==> flow/design.v <==
module processor(
input   clk,
input   rst,
input   inst_valid,
input   [63:0] p_rdata,
output  reg [31:0] p_wdata,
output  reg done
    );
parameter IDLE = 0;
parameter INST = 1;
parameter ADD  = 2;
parameter SUB  = 3;
parameter MUL  = 4;
parameter TRAN = 5;
parameter DET  = 6;
parameter DONE = 7;
reg [2:0] state,n_state;
reg [4:0] inst;
reg  [6:0] A_0,A_1,A_2,A_3,B_0,B_1,B_2,B_3;
always@(posedge clk or posedge rst) begin
    if(rst) begin
        state <= 0;
    end
    else begin
        state <= n_state;
    end
end
always@(*) begin
    case(state)
    IDLE:begin
        n_state =(inst_valid == 1)? INST : IDLE; 
    end
    INST:begin
        case(inst)
            5'b00001:   n_state = ADD;
            5'b00010:   n_state = SUB;
            5'b00100:   n_state = MUL;
            5'b01000:   n_state = TRAN;
            5'b10000:   n_state = DET;
            default:     n_state = IDLE;
        endcase
    end
    ADD:begin
        n_state = DONE;
    end
    SUB:begin
        n_state = DONE;
    end
    MUL:begin
        n_state = DONE;
    end
    TRAN:begin
        n_state = DONE;
    end
    DET:begin
        n_state = DONE;
    end
    DONE:begin
        n_state = IDLE;
    end
    default:begin
        n_state = IDLE;
    end
    endcase
end
always@(posedge clk) begin
    case(state)
    IDLE:begin
         p_wdata <= 0;
         done    <= 0;
         inst <= (inst_valid == 1)? p_rdata[60:56] : 5'd0;
         A_0  <= (inst_valid == 1)? p_rdata[6:0] : 7'd0;
         A_1  <= (inst_valid == 1)? p_rdata[13:7] : 7'd0;
         A_2  <= (inst_valid == 1)? p_rdata[20:14] : 7'd0;
         A_3  <= (inst_valid == 1)? p_rdata[27:21] : 7'd0;
         B_0  <= (inst_valid == 1)? p_rdata[34:28] : 7'd0;
         B_1  <= (inst_valid == 1)? p_rdata[41:35] : 7'd0;
         B_2  <= (inst_valid == 1)? p_rdata[48:42] : 7'd0;
         B_3  <= (inst_valid == 1)? p_rdata[55:49] : 7'd0;
    end
    INST:begin
    end
    ADD:begin
        p_wdata[6:0]   <= A_0 + B_0;
        p_wdata[13:7]  <= A_1 + B_1;
        p_wdata[20:14] <= A_2 + B_2;
        p_wdata[27:21] <= A_3 + B_3;
        p_wdata[31:28] <= 4'd0;
        done <= 1;
    end
    SUB:begin
        p_wdata[6:0]   <= A_0 - B_0;
        p_wdata[13:7]  <= A_1 - B_1;
        p_wdata[20:14] <= A_2 - B_2;
        p_wdata[27:21] <= A_3 - B_3;
        p_wdata[31:28] <= 4'd0;
        done <= 1;
    end
    MUL:begin
        p_wdata[6:0]     <= (A_0 * B_0) + (A_1 * B_2);
        p_wdata[13:7]    <= (A_0 * B_1) + (A_1 * B_3);
        p_wdata[20:14]   <= (A_2 * B_0) + (A_3 * B_2);
        p_wdata[27:21]   <= (A_2 * B_1) + (A_3 * B_3);
        p_wdata[31:28] <= 4'd0;
        done <= 1;
    end
    TRAN:begin
        p_wdata[6:0]     <= A_0;
        p_wdata[13:7]    <= A_2;
        p_wdata[20:14]   <= A_1;
        p_wdata[27:21]   <= A_3; 
        p_wdata[31:28] <= 4'd0;
        done <= 1;
    end
    DET:begin
        p_wdata[6:0]     <= (A_0 * A_3) - (A_1 * A_2);
        p_wdata[31:6] <= 25'd0;
        done <= 1;
    end
    DONE:begin
        done <= 0;
    end
    default:begin
        p_wdata <= 0;
        done    <= 0;
    end
    endcase
end
endmodule
module controller(
input clk,
input rst,
input done,
input  [31:0] p_wdata,
input  [31:0] b_rdata,
output reg [31:0] b_wdata,
output [63:0] p_rdata,
output reg [31:0] addr,
output reg inst_valid,
output reg [3:0] we,
output reg en
    );
parameter bram_base_addr   = 32'h00000000;  
parameter result_base_addr   =  32'h00000000 ; 
parameter RESET_1     = 0;
parameter RESET_2     = 1;
parameter IDLE      = 2;
parameter R_BEGIN_1 = 3;
parameter R_BEGIN_2 = 4;
parameter READ_1    = 5;
parameter READ_2    = 6;
parameter READ_3    = 7;
parameter READ_4    = 8;
parameter WAIT      = 9;
parameter WRITE_1   = 10;
parameter WRITE_2   = 11;
reg [31:0] data1,data2;
reg start;
reg [3:0]  state,n_state;
reg [31:0] counter_r,counter_w;
reg [31:0] count,count_goal;
assign   p_rdata = {data2,data1};
always@(posedge clk or posedge rst) begin
    if(rst) begin
        state <= RESET_1;
    end
    else begin
        state <= n_state;
    end
end
always@(*) begin
    case(state)
        RESET_1:begin
            n_state = RESET_2;
        end
        RESET_2:begin
            n_state = (count == count_goal)? IDLE : RESET_2;
        end
        IDLE:begin
            n_state = (start)? READ_1 : R_BEGIN_1;
        end
        R_BEGIN_1:begin
             n_state = R_BEGIN_2;
        end
        R_BEGIN_2:begin
             n_state = IDLE;
        end
        READ_1:begin
            n_state = READ_2;
        end
        READ_2:begin
            n_state = READ_3;
        end
        READ_3:begin
            n_state = READ_4;
        end
        READ_4:begin
            n_state = WAIT;
        end
        WAIT:begin
            n_state = (done)? WRITE_1 : WAIT;
        end
        WRITE_1:begin
            n_state = WRITE_2;
        end
        WRITE_2:begin
            n_state = IDLE;
        end 
        default: begin
            n_state = IDLE;
        end 
    endcase
end
always@(posedge clk) begin
    case(state)
        RESET_1:begin
            inst_valid <= 0;
            counter_r    <= 32'd4;
            counter_w    <= 32'd40;
            addr       <= 0;
            we         <= 4'h0;
            en         <= 0;
            start      <= 0;
            data1      <= 0;
            data2      <= 0;
            count      <= 0;
            count_goal <=15; 
            b_wdata    <= 0;
        end 
        RESET_2:begin
            en         <= (count == count_goal)? 1:0;
            count      <= (count == count_goal)? 0 : count +1;
        end
        IDLE:begin
            addr <= (start)? bram_base_addr + counter_r : bram_base_addr;
            we   <= 0;
        end
        R_BEGIN_1:begin
             addr <= addr;
        end
        R_BEGIN_2:begin
              start <= (b_rdata[31] == 1)? 1:0;
        end
        READ_1:begin
            addr <= addr;
            counter_r <= counter_r + 32'd4;
        end
        READ_2:begin
            data1  <= b_rdata;
            addr <= bram_base_addr + counter_r;
        end
        READ_3:begin
            addr <= addr;
            counter_r <= counter_r + 32'd4;
        end
        READ_4:begin
            data2  <= b_rdata;
            counter_r <= counter_r + 32'd4;
        end
        WAIT:begin
            inst_valid <= 1;
            b_wdata    <= (done == 1)? p_wdata : 0;
        end
        WRITE_1:begin
            inst_valid <= 0;
            addr <= result_base_addr + counter_w;
            we   <= 4'hf;
        end
        WRITE_2:begin
            counter_w    <= counter_w + 32'd4;
            we   <= 4'hf;
            start <= 0;
        end 
        default: begin
            inst_valid <= 0;
            counter_r    <= 32'd4;
            counter_w    <= 32'd40;
            addr       <= 0;
            we         <= 4'h0;
            en         <= 0;
            start      <= 0;
            data1      <= 0;
            data2      <= 0;
            count      <= 0;
            count_goal <=15; 
            b_wdata    <= 0;
        end 
    endcase
end
endmodule
`timescale 1ns / 1ps
module top(
input clk,
input rst,
input  [31:0] b_rdata,
output [31:0] b_wdata,
output [31:0] addr,
output [3:0] we,
output en,
output rstout
    );
wire inst_valid;
wire [63:0] p_rdata;
wire [31:0] p_wdata;
wire done;
assign rstout = ~rst;
processor po(
        .clk(clk),
        .rst(rstout),
        .inst_valid(inst_valid),
        .p_rdata(p_rdata),
        .p_wdata(p_wdata),
        .done(done)
    );
controller co(
        .clk(clk),
        .rst(rstout),
        .done(done),
        .p_wdata(p_wdata),
        .b_rdata(b_rdata),
        .b_wdata(b_wdata),   
        .p_rdata(p_rdata),
        .addr(addr),
        .inst_valid(inst_valid),
        .we(we),
        .en(en)
    );
endmodule
---- Step by step through the tools: top ----
What the tools print for top, step after step.
Lines are those of the file above, counted from 1.
Library cell names are shortened.
A cell with n/a has no value.
design
  design top .............................. top
  clock port .............................. clk
  library ................................. sky130hd
  timing corner ........................... tt_025C_1v80

---- Elaborated design ----
Counts by Yosys on the flattened word-level netlist (proc, flatten, opt, wreduce; memories kept). Register bits leave out memories and registers merged into their read ports (data or address). Print and check cells are left out. Cells with the same type and inputs are merged into one.
cells by class
  $add $sub $neg .......................... 16
  multipliers ............................. 10
  equality and inequality tests ........... 24
  mux-type cells .......................... 29
  bitwise logic cells ..................... 1
  reduce/logical cells .................... 20
operators by type and width
  cell                                           count
  multiplier 7 x 7 -> 7 bit                      8
  parallel mux 32 bit (select 2 bit)             5
  parallel mux 32 bit (select 4 bit)             1
  parallel mux 7 bit (select 5 bit)              3
  multiplier 7 x 7 -> 6 bit                      2
  adder 32 x 3 -> 32 bit with constant B         2
  2-to-1 mux 32 bit                              2
  parallel mux 29 bit (select 2 bit)             1
  adder 7 bit                                    8
  OR reduction 10 bit                            5
  parallel mux 4 bit (select 10 bit)             1
  parallel mux 6 bit (select 6 bit)              1
  adder 32 x 1 -> 32 bit with constant B         1
  equality test 32 x 4 -> 1 bit with constant B  1
  subtractor 7 bit                               4
  2-to-1 mux 28 bit                              1
  OR reduction 8 bit                             3
  OR reduction 9 bit                             2
  equality test 4 x 3 -> 1 bit with constant B   4
  equality test 4 bit with constant B            4
  parallel mux 3 bit (select 5 bit)              1
  equality test 3 bit with constant B            4
  parallel mux 3 bit (select 4 bit)              1
  equality test 4 x 2 -> 1 bit with constant B   2
  parallel mux 4 bit (select 2 bit)              1
  parallel mux 1 bit (select 2 bit)              4
  OR reduction 2 bit                             3
  equality test 3 x 2 -> 1 bit with constant B   2
Not listed: further kinds 20, cells in them 23.
storage and ports
  bits in registers ....................... 325
  input bits .............................. 34
  output and inout bits ................... 70
  elaborated cells ........................ 125

---- Longest topological paths ----
Depth = most cells in a row (Yosys ltp): at word level without a register or memory, in the mapped netlist without a sequential cell, where the memories' decode and read muxes count.
depth
  depth in word-level cells ............... 3
  ABC_AREA ................................ 1
  depth in mapped cells ................... 28
  gate-level depth less buffers ........... 26

---- Netlist ----
The flow's flattened synthesis, as Yosys stat reports it; memories are mapped. The netlist is that of the ABC_AREA named above (0 if unset); the other value can give another one.
cells by type
  type      count  area in all (sq um)
  edfxtp_1  305    9.16E+03
  nand2_1   749    2.81E+03
  inv_1     679    2.55E+03
  ha_1      162    2.03E+03
  fa_1      101    2.02E+03
  xor2_1    65     569.296
  nor2_1    145    544.272
  nand3_1   105    525.504
  dfrtp_1   18     450.432
  a21oi_1   82     410.394
  xnor2_1   46     402.886
  o21ai_0   74     370.355
  clkbuf_1  56     210.202
  nand4_1   30     187.68
  buf_2     26     130.125
  nor3_1    26     130.125
  nor2_4    11     123.869
  o22ai_1   19     118.864
Other cell types: 42; their cells: 166.
mapped netlist
  standard cells after synthesis .......... 2865
  cell area after synthesis ............... 23973.0 sq um
  mapped flip-flops ....................... 325

---- Worst setup path after synthesis ----
Path of least setup slack by OpenSTA after synthesis, without wires, with an ideal clock, recovery checks aside; 20% of the period is set as input and as output delay. Where synthesis merged equal registers, the netlist keeps one of their names.
timing post-synthesis
  path type ............................... register to register
  start point ............................. register po.A_0[1]
  end point ............................... register po.p_wdata[6]
  clock period ............................ 6.0 ns
  launch time at the first pin ............ 0.000 ns
  data arrival time ....................... 5.346 ns
  data required time ...................... 5.744 ns
  setup slack ............................. 0.398 ns
  path delay .............................. 5.602 ns
  stages .................................. 29
  buffers on the path ..................... 2
  synthesis period reached ................ 5.602 ns
"path delay" is the arrival time less input delay plus setup time.
"stages": output pins that drive a net of the path, with the launching flip-flop's if there is one; two outputs of one cell count as two.
"synthesis period reached" is the clock period less the worst setup slack; recovery checks do not enter. This is arithmetic on one report: input and output delays are still those of the set period (20% each).
The rows between start and end are the longest chain of elaborated cells between them; the timing report does not say that the signal goes this way. Where chains are equally long, one stands for them.
A line is the first line of the expression or statement that the cell stems from. Yosys adds cells for indexed reads and writes and turns some case tables into memories.
At most two assigning lines are given for a register; there are more.
between the ends, post-synthesis
  cell sequence ........................... edfxtp_1 > clkbuf_1 > clkbuf_1 > nand2_1 > fa_1 > inv_1 > fa_1 > inv_1 > fa_1 > inv_1 > fa_1 > inv_1 > fa_1 > inv_1 > fa_1 > ha_1 > nand2_1 > inv_1 > nand4_1 > nand3_1 > nand2_1 > nand2_1 > inv_1 > nand2_1 > nand2_1 > inv_1 > nand2_1 > nand3_1 > a21oi_1
  length of the longest elaborated chain .. 3
  elaborated cells between the ends (all ways) .. 5
  source lines of those cells ............. 4
  classes of those cells .................. 3 x add/sub; 1 x mul; 1 x mux
ends and longest elaborated chain, post-synthesis
  what                               RTL line  text
  start: declaration                 19        reg  [6:0] A_0,A_1,A_2,A_3,B_0,B_1,B_2,B_3;
  start: assignment                  72        A_0  <= (inst_valid == 1)? p_rdata[6:0] : 7'd0;
  multiplier 7 x 7 -> 7 bit          100       p_wdata[6:0]     <= (A_0 * B_0) + (A_1 * B_2);
  adder 7 bit                        100
  parallel mux 1 bit (select 5 bit)  67        case(state)
  end: assignment                    84        p_wdata[6:0]   <= A_0 + B_0;
  end: assignment                    92        p_wdata[6:0]   <= A_0 - B_0;
  end: declaration                   6         output  reg [31:0] p_wdata,

---- Worst path after layout ----
Path of least setup slack in the final report of run A (OpenROAD, finished layout, wires in). Where an end is a register, its clock arrival counts in the times.
timing post-layout
  path type ............................... register to register
  start point ............................. register po.A_2[1]
  end point ............................... register po.p_wdata[20]
  clock period ............................ 7.9 ns
  launch time at the first pin ............ 0.59 ns
  data arrival time ....................... 6.14 ns
  data required time ...................... 8.24 ns
  setup slack ............................. 2.10 ns
  stages .................................. 22
  buffers on the path ..................... 0
The rows between start and end are the longest chain of elaborated cells between them; the timing report does not say that the signal goes this way. Where chains are equally long, one stands for them.
At most two assigning lines are given for a register; there are more.
between the ends, post-layout
  cell sequence ........................... edfxtp_1 > nand2_1 > fa_1 > fa_1 > fa_1 > inv_1 > fa_1 > inv_1 > fa_1 > inv_1 > fa_1 > ha_1 > nand2_1 > inv_1 > nand2_1 > a31o_2 > nand2_1 > nand3_1 > nand2_1 > nand2_1 > nand3_1 > nand2_1
  length of the longest elaborated chain .. 3
  elaborated cells between the ends (all ways) .. 5
  source lines of those cells ............. 4
  classes of those cells .................. 3 x add/sub; 1 x mul; 1 x mux
ends and longest elaborated chain, post-layout
  what                               RTL line  text
  start: declaration                 19        reg  [6:0] A_0,A_1,A_2,A_3,B_0,B_1,B_2,B_3;
  start: assignment                  74        A_2  <= (inst_valid == 1)? p_rdata[20:14] : 7'd0;
  multiplier 7 x 7 -> 7 bit          102       p_wdata[20:14]   <= (A_2 * B_0) + (A_3 * B_2);
  adder 7 bit                        102
  parallel mux 7 bit (select 5 bit)  67        case(state)
  end: assignment                    86        p_wdata[20:14] <= A_2 + B_2;
  end: assignment                    94        p_wdata[20:14] <= A_2 - B_2;
  end: declaration                   6         output  reg [31:0] p_wdata,

Add stored flow runs of top

Module top, platform sky130hd: 3 stored runs of the flow (Yosys, OpenROAD) with differing settings, in no particular order. Input and output delays are each 20% of the period that was set; the output load is 0.01 pF.
"clock period reached": clock period set for the run, less the worst setup slack. It is reckoned from that one timing run; input and output delays stay at 20% of the period that was set.
By "critical setup path time" is meant the share of the clock period that the worst setup path is allowed (20% is reserved at inputs, 20% at outputs), minus its slack. Clock arrival times at its registers enter into it.
"overall power": no workload was simulated; the value follows from the tool's default switching activity.

---- run A ----
settings
  ABC_AREA = 1
  CAP_MARGIN = 25
  CORE_MARGIN = 10
  CORE_UTILIZATION = 17
  CTS_CLUSTER_DIAMETER = 206
  GPL_ROUTABILITY_DRIVEN = 0
  HOLD_SLACK_MARGIN = 0.27
  MAX_ROUTING_LAYER = met4
  PLACE_DENSITY_LB_ADDON = 0.17
  SETUP_SLACK_MARGIN = 0.38
  SLEW_MARGIN = 0
  TNS_END_PERCENT = 25
  period_ns = 7.9
results
  mapped cell area after synthesis ........ 23973.0 sq um
  area inside the die boundary ............ 156440.0 sq um
  utilization after layout ................ 0.205
  worst setup slack after layout .......... 2.100 ns
  post-route setup TNS .................... 0.000 ns
  worst hold slack in the final report .... 0.418 ns
  overall power ........................... 4427 uW
  clock period reached .................... 5.800 ns
  critical setup path time ................ 5.80 ns
  class of the worst setup path ........... register to register

---- run B ----
settings
  ABC_AREA = 1
  CAP_MARGIN = 30
  CELL_PAD_IN_SITES_DETAIL_PLACEMENT = 2
  CELL_PAD_IN_SITES_GLOBAL_PLACEMENT = 0
  CORE_MARGIN = 4
  CORE_UTILIZATION = 62
  MIN_ROUTING_LAYER = met2
  PLACE_DENSITY = 0.37
  SETUP_SLACK_MARGIN = 1.39
  period_ns = 6.28
  SLEW_MARGIN = 20
results
  no final report: placement broke off with DPL-0033

---- run C ----
settings
  period_ns = 9.87
  CAP_MARGIN = 20
  CORE_MARGIN = 2
  CORE_UTILIZATION = 40
  SLEW_MARGIN = 20
results
  mapped cell area after synthesis ........ 22231.3 sq um
  area inside the die boundary ............ 57480.1 sq um
  utilization after layout ................ 0.459
  worst setup slack after layout .......... 3.805 ns
  post-route setup TNS .................... 0.000 ns
  worst hold slack in the final report .... 0.419 ns
  overall power ........................... 3216 uW
  clock period reached .................... 6.065 ns
  critical setup path time ................ 6.07 ns
  class of the worst setup path ........... register to register
